==> flow/design.v <==
module ComplexALU(
    input wire [31:0] operand1,
    input wire [31:0] operand2,
    input wire [3:0] opcode,
    output reg [31:0] result
);
always @(*) begin
    case(opcode)
        4'b0000: begin 
            result[31:16] = operand1[31:16] + operand2[31:16];
            result[15:0] = operand1[15:0] + operand2[15:0];
        end
        4'b0001: begin 
            result[31:16] = operand1[31:16] - operand2[31:16];
            result[15:0] = operand1[15:0] - operand2[15:0];
        end
        4'b0010: begin  
            result[31:16] = (operand1[31:16] * operand2[31:16]) - (operand1[15:0] * operand2[15:0]);
            result[15:0] = (operand1[31:16] * operand2[15:0]) + (operand1[15:0] *operand2[31:16]);
        end
        default:  
            result = 32'h0;
    endcase
end
endmodule
module RegisterFile(
    input wire clk,
    input wire rst,
    input wire [4:0] read_addr1,
    input wire [4:0] read_addr2,
    input wire [4:0] write_addr,
    input wire write_enable,
    input wire [31:0] write_data,
    output reg [31:0] read_data1,
    output reg [31:0] read_data2
);
reg [31:0] registers [15:0];
integer i;
always @(*) begin
	read_data1 = registers[read_addr1[3:0]];
    read_data2 = registers[read_addr2[3:0]];
end
always @(posedge clk) begin
    if (rst) begin
        for (i = 0; i < 16; i = i + 1)
            registers[i] <= 32'h0;
        registers[0] <= 32'h00010002;  
        registers[1] <= 32'h00030004;  
    end
	else if (write_enable) begin
        registers[write_addr[3:0]] <= write_data;
    end
end
endmodule
module Processor(
    input wire clk,
    input wire rst,
    input wire [15:0] instruction,
    output reg [4:0] pc,
    output wire [31:0] result,
    output wire [31:0] data_1,
    output wire [31:0] data_2
);
RegisterFile reg_file_inst(
    .clk(clk),
    .rst(rst),
    .read_addr1({1'b0, instruction[11:8]}),
    .read_addr2({1'b0, instruction[7:4]}),
    .write_addr({1'b0, instruction[3:0]}),
    .write_enable(1'b1),
    .write_data(result),
    .read_data1(data_1),
    .read_data2(data_2)
);
ComplexALU alu(
    .operand1(data_1),
    .operand2(data_2),
    .opcode(instruction[15:12]),
    .result(result)
);
always @(posedge clk) begin
    if (rst)
        pc <= 5'd0;
    else
        pc <= pc + 1;
end
endmodule
# Reports on Processor
# Each step is given for the RTL above and for the edited RTL.
# Lines under "orig" count in the file above, lines under "edited" in the edited file.
# "change": "edited" minus "orig" as printed here. "change_rel_pct": 100 x difference / "orig".
# Operators: Yosys type, input widths -> output width; for muxes data width and select width s.
# Cell names lack the library's common part.
# Not given: --
# inputs
top	Processor
clock_port	clk
lib	sky130hd
pvt_corner	tt_025C_1v80

# Edit of the RTL
# The edit as a unified diff against the file above.
# The edited RTL no longer does the same as the RTL above: the edit was made by script, with no optimisation intended.
# begin of diff
@@ -73,10 +73,14 @@
     .read_data2(data_2)
 );
+wire [31:0] result_m, result_s;
 ComplexALU alu(
     .operand1(data_1),
     .operand2(data_2),
     .opcode(instruction[15:12]),
-    .result(result)
+    .result(result_m)
 );
+ComplexALU alu_2 (.operand1(~data_1), .operand2(data_2), .opcode(instruction[15:12]),
+    .result(result_s));
+assign result = result_m ^ result_s;
 always @(posedge clk) begin
     if (rst)
# end of diff

# Word level
# Counts by Yosys on the flattened word-level netlist (proc, flatten, opt, wreduce; memories kept). Register bits leave out memories and registers merged into their read ports (data or address); mux counts leave out enables and synchronous resets folded into registers. Print and check cells are left out. Cells with the same type and inputs are merged into one.
# Memory sizes are those after Yosys's memory passes, which may raise the word count (mostly to a power of two), join words into wider ones and drop unused or constant bits.
# word_totals
element	orig	edited	change	change_rel_pct
register_bits	5	5	0	0.00
ram_bits	512	512	0	0.00
mem_count	1	1	0	0.00
in_bits	18	18	0	0.00
output_inout_bits	101	101	0	0.00
word_cells	22	36	14	63.64
# classes
element	orig	edited	change	change_rel_pct
n_addsub	7	13	6	85.71
mul	4	8	4	100.00
equal	2	2	0	0.00
n_mux	6	8	2	33.33
n_logic	0	2	2	--
reduce_logical	1	1	0	0.00
# op_table
op	orig	edited	change	change_rel_pct
$mul 16x16->16	4	8	4	100.00
$add 16x16->16	3	6	3	100.00
$sub 16x16->16	3	6	3	100.00
$pmux 16 s3	2	4	2	100.00
$not 32->32	0	1	1	--
$xor 32x32->32	0	1	1	--
# Operator kinds equal on both sides are left out: 7.

# Longest topological paths
# Depth = most cells in a row (Yosys ltp): at word level without a register or memory, in the mapped netlist without a sequential cell, where the memories' decode and read muxes count.
# logic_depth
element	orig	edited	change	change_rel_pct
word_depth	4	6	2	50.00
ABC_AREA	0	0	--	--
ltp_mapped	37	38	1	2.70
mapped_depth_nobuf	31	32	1	3.23

# Mapped cells and area
# Yosys stat after the flow's synthesis: flattened, memories mapped to cells. It holds for the ABC_AREA given above (unset counts as 0); a run with the other value may have another netlist.
# by_type
cell	orig	edited	change	change_rel_pct
inv_1	548	1025	477	87.04
fa_1	374	748	374	100.00
nand2_1	233	483	250	107.30
nor2_1	915	1135	220	24.04
ha_1	219	431	212	96.80
xnor2_1	151	278	127	84.11
clkbuf_1	163	269	106	65.03
a21oi_1	62	118	56	90.32
a211oi_1	0	51	51	--
nor3_1	21	71	50	238.10
o21ai_0	24	59	35	145.83
o21bai_1	10	38	28	280.00
buf_1	18	41	23	127.78
a211oi_2	0	18	18	--
mux2i_1	27	11	-16	-59.26
xor2_1	34	49	15	44.12
and3_1	0	15	15	--
nand3_1	9	22	13	144.44
# Cell types equal on both sides are left out: 12.
# Not every row of either side is listed.
# synth_totals
element	orig	edited	change	change_rel_pct
stdcells	3930	6036	2106	53.59
yosys_area_um2	44209.9	61472.7	17262.8	39.05
flip_flops	517	517	0	0.00
buf_cells	256	395	139	54.30
# The figures by module come from a second, unflattened synthesis with its own total; it is not the netlist above.
# hier_totals
element	orig	edited	change	change_rel_pct
hier_cells	3856	6090	2234	57.94
hier_area_um2	45287.2	64122.7	18835.5	41.59
# Rows give one instance, submodules left out.
# modules_orig
mod	instances	n_cells	area_um2	mod_seq_area_um2
RegisterFile	1	1688	26564.2	15374.7
ComplexALU	1	2148	18520.3	0.0
Processor	1	20	202.7	100.1
# modules_edited
mod	instances	n_cells	area_um2	mod_seq_area_um2
ComplexALU	2	2159	18477.7	0.0
RegisterFile	1	1688	26564.2	15374.7
Processor	1	84	603.1	100.1

# Path before layout
# OpenSTA on the mapped netlist: ideal clock, no wires. The path of least setup slack (recovery checks aside). Input and output delay are each 20% of the period. Register names are those of the netlist, which keeps one name where synthesis merged equal registers.
# synth_timing
element	orig	edited	change	change_rel_pct
path_kind	input to output	input to output	--	--
start	in instruction[4]	in instruction[4]	--	--
end	out result[14]	out result[14]	--	--
period_ns	25.0	25.0	0.0	0.00
in_delay_ns	5.000	5.000	0.000	0.00
t_first_pin_ns	5.000	5.000	0.000	0.00
arrival_ns	13.294	13.454	0.160	1.20
required_time_ns	20.000	20.000	0.000	0.00
setup_slack_ns	6.706	6.546	-0.160	--
delay_ns	8.294	8.454	0.160	1.93
stages	35	35	0	0.00
period_less_setup_slack_ns	18.294	18.454	0.160	0.87
# "delay_ns" = arrival - input delay + setup time.
# At an output port there is no setup time.
# "stages": output pins that drive a net of the path, with the launching flip-flop's if there is one; two outputs of one cell count as two.
# "period_less_setup_slack_ns" is the clock period less the worst setup slack; recovery checks do not enter. This is arithmetic on one report: input and output delays are still those of the set period (20% each).
# Between the ends stands the longest chain of elaborated cells between them, by number of cells; it is not shown to be the way that was timed. Of several equally long chains one is given.
# A line is the first line of the expression or statement that the cell stems from. Yosys adds cells for indexed reads and writes and turns some case tables into memories.
# The chain passes a memory read, where the word-level depth is cut; so it can be longer than that depth.
# synth_between_orig
cell_sequence	buf_6 -> buf_8 -> buf_8 -> buf_6 -> mux4_2 -> mux2i_1 -> mux2_2 -> clkbuf_1 -> clkbuf_1 -> nor2_1 -> fa_1 -> inv_1 -> fa_1 -> inv_1 -> fa_1 -> ha_1 -> inv_1 -> fa_1 -> inv_1 -> fa_1 -> inv_1 -> fa_1 -> fa_1 -> inv_1 -> ha_1 -> a21oi_1 -> o21bai_1 -> a21oi_1 -> o21bai_1 -> a21oi_1 -> o21ai_0 -> xor2_1 -> a221oi_1 -> clkbuf_1 -> inv_1
elab_chain_cells	4
cone_cells	7
cone_lines	5
classes_between	3 x add/sub; 2 x mul; 1 x mux; 1 x memory
# synth_rtl_orig
element	line	source
from (decl)	58	input wire [15:0] instruction,
$mem_v2 16x32	37	reg [31:0] registers [15:0];
$mul 16x16->16	19	result[15:0] = (operand1[31:16] * operand2[15:0]) + (operand1[15:0] *operand2[31:16]);
$add 16x16->16	19
$pmux 16 s3	8	case(opcode)
to (decl)	60	output wire [31:0] result,
# synth_between_edited
cell_sequence	buf_4 -> buf_6 -> buf_6 -> mux4_2 -> a22o_1 -> a221oi_2 -> buf_2 -> buf_1 -> nor2_1 -> fa_1 -> inv_1 -> fa_1 -> inv_1 -> fa_1 -> ha_1 -> inv_1 -> fa_1 -> inv_1 -> fa_1 -> inv_1 -> fa_1 -> fa_1 -> inv_1 -> ha_1 -> a21oi_1 -> o21bai_1 -> a21oi_1 -> o21bai_1 -> a2111oi_0 -> o21ai_0 -> a22oi_1 -> o32a_1 -> clkbuf_1 -> clkbuf_1 -> a21oi_1
elab_chain_cells	5
cone_cells	14
cone_lines	6
classes_between	6 x add/sub; 4 x mul; 2 x mux; 1 x logic; 1 x memory
# synth_rtl_edited
element	line	source
from (decl)	58	input wire [15:0] instruction,
$mem_v2 16x32	37	reg [31:0] registers [15:0];
$mul 16x16->16	19	result[15:0] = (operand1[31:16] * operand2[15:0]) + (operand1[15:0] *operand2[31:16]);
$add 16x16->16	19
$pmux 16 s3	8	case(opcode)
$xor 32x32->32	84	assign result = result_m ^ result_s;
to (decl)	60	output wire [31:0] result,

# Worst path after layout
# Path of least setup slack in the final report of each run of pair A (OpenROAD, finished layout, wires in). Where an end is a register, its clock arrival counts in the times.
# layout_timing
element	orig	edited	change	change_rel_pct
path_kind	input to output	input to output	--	--
start	in instruction[10]	in instruction[11]	--	--
end	out result[15]	out result[31]	--	--
period_ns	25.0	25.0	0.0	0.00
in_delay_ns	5.00	5.00	0.00	0.00
t_first_pin_ns	5.00	5.00	0.00	0.00
arrival_ns	15.47	16.77	1.30	8.40
required_time_ns	20.00	20.00	0.00	0.00
setup_slack_ns	4.53	3.23	-1.30	--
stages	31	31	0	0.00
# Between the ends stands the longest chain of elaborated cells between them, by number of cells; it is not shown to be the way that was timed. Of several equally long chains one is given.
# The chain passes a memory read, where the word-level depth is cut; so it can be longer than that depth.
# layout_between_orig
cell_sequence	clkdlybuf4s50_1 -> buf_4 -> nor2b_2 -> buf_4 -> a22o_1 -> a221oi_4 -> buf_4 -> inv_1 -> nand2_1 -> fa_1 -> fa_1 -> inv_1 -> fa_1 -> inv_1 -> fa_1 -> fa_1 -> fa_1 -> fa_1 -> fa_1 -> xnor2_1 -> xnor2_1 -> xnor2_1 -> xnor2_1 -> xnor2_1 -> xnor2_1 -> xnor2_1 -> xnor3_1 -> xor2_1 -> a22oi_4 -> inv_1 -> clkdlybuf4s50_1
elab_chain_cells	4
cone_cells	7
cone_lines	5
classes_between	3 x add/sub; 2 x mul; 1 x mux; 1 x memory
# layout_rtl_orig
element	line	source
from (decl)	58	input wire [15:0] instruction,
$mem_v2 16x32	37	reg [31:0] registers [15:0];
$mul 16x16->16	19	result[15:0] = (operand1[31:16] * operand2[15:0]) + (operand1[15:0] *operand2[31:16]);
$add 16x16->16	19
$pmux 16 s3	8	case(opcode)
to (decl)	60	output wire [31:0] result,
# layout_between_edited
cell_sequence	clkdlybuf4s50_1 -> and2_2 -> buf_4 -> a221oi_4 -> buf_4 -> inv_2 -> buf_4 -> nand2_1 -> fa_1 -> fa_1 -> inv_1 -> fa_1 -> inv_1 -> fa_1 -> fa_1 -> fa_1 -> fa_1 -> fa_1 -> xnor2_1 -> xnor2_1 -> xnor2_1 -> xnor2_1 -> xnor2_1 -> xnor2_1 -> xnor2_1 -> xnor2_1 -> xor2_1 -> and3_1 -> buf_4 -> a21oi_1 -> clkdlybuf4s50_1
elab_chain_cells	6
cone_cells	15
cone_lines	7
classes_between	6 x add/sub; 4 x mul; 2 x mux; 2 x logic; 1 x memory
# layout_rtl_edited
element	line	source
from (decl)	58	input wire [15:0] instruction,
$mem_v2 16x32	37	reg [31:0] registers [15:0];
$not 32->32	82	ComplexALU alu_2 (.operand1(~data_1), .operand2(data_2), .opcode(instruction[15:12]),
$mul 16x16->16	18	result[31:16] = (operand1[31:16] * operand2[31:16]) - (operand1[15:0] * operand2[15:0]);
$sub 16x16->16	18
$pmux 16 s3	8	case(opcode)
$xor 32x32->32	84	assign result = result_m ^ result_s;
to (decl)	60	output wire [31:0] result,

# Measured runs
# Both versions went through the flow (Yosys, OpenROAD) with the same settings in each pair. Constraints: input delay and output delay 20% of the set period each, output load 0.01 pF.
# flow_settings_pair_A
period_ns	25.0
CAP_MARGIN	20
CORE_MARGIN	2
CORE_UTILIZATION	40
SLEW_MARGIN	20
# results_pair_A
element	orig	edited	change	change_rel_pct
ys_area_um2	44209.9	61472.7	17262.8	39.05
total_die_area_um2	113199.0	156832.0	43633.0	38.55
post_route_stdcell_area_um2	48861.9	67171.9	18310.0	37.47
utilization_pct	44.7	44.1	-0.6	--
setup_worst_slack_ns	4.527	3.229	-1.298	--
tns_ns	0.000	0.000	0.000	--
ws_hold_ns	0.469	0.469	0.000	--
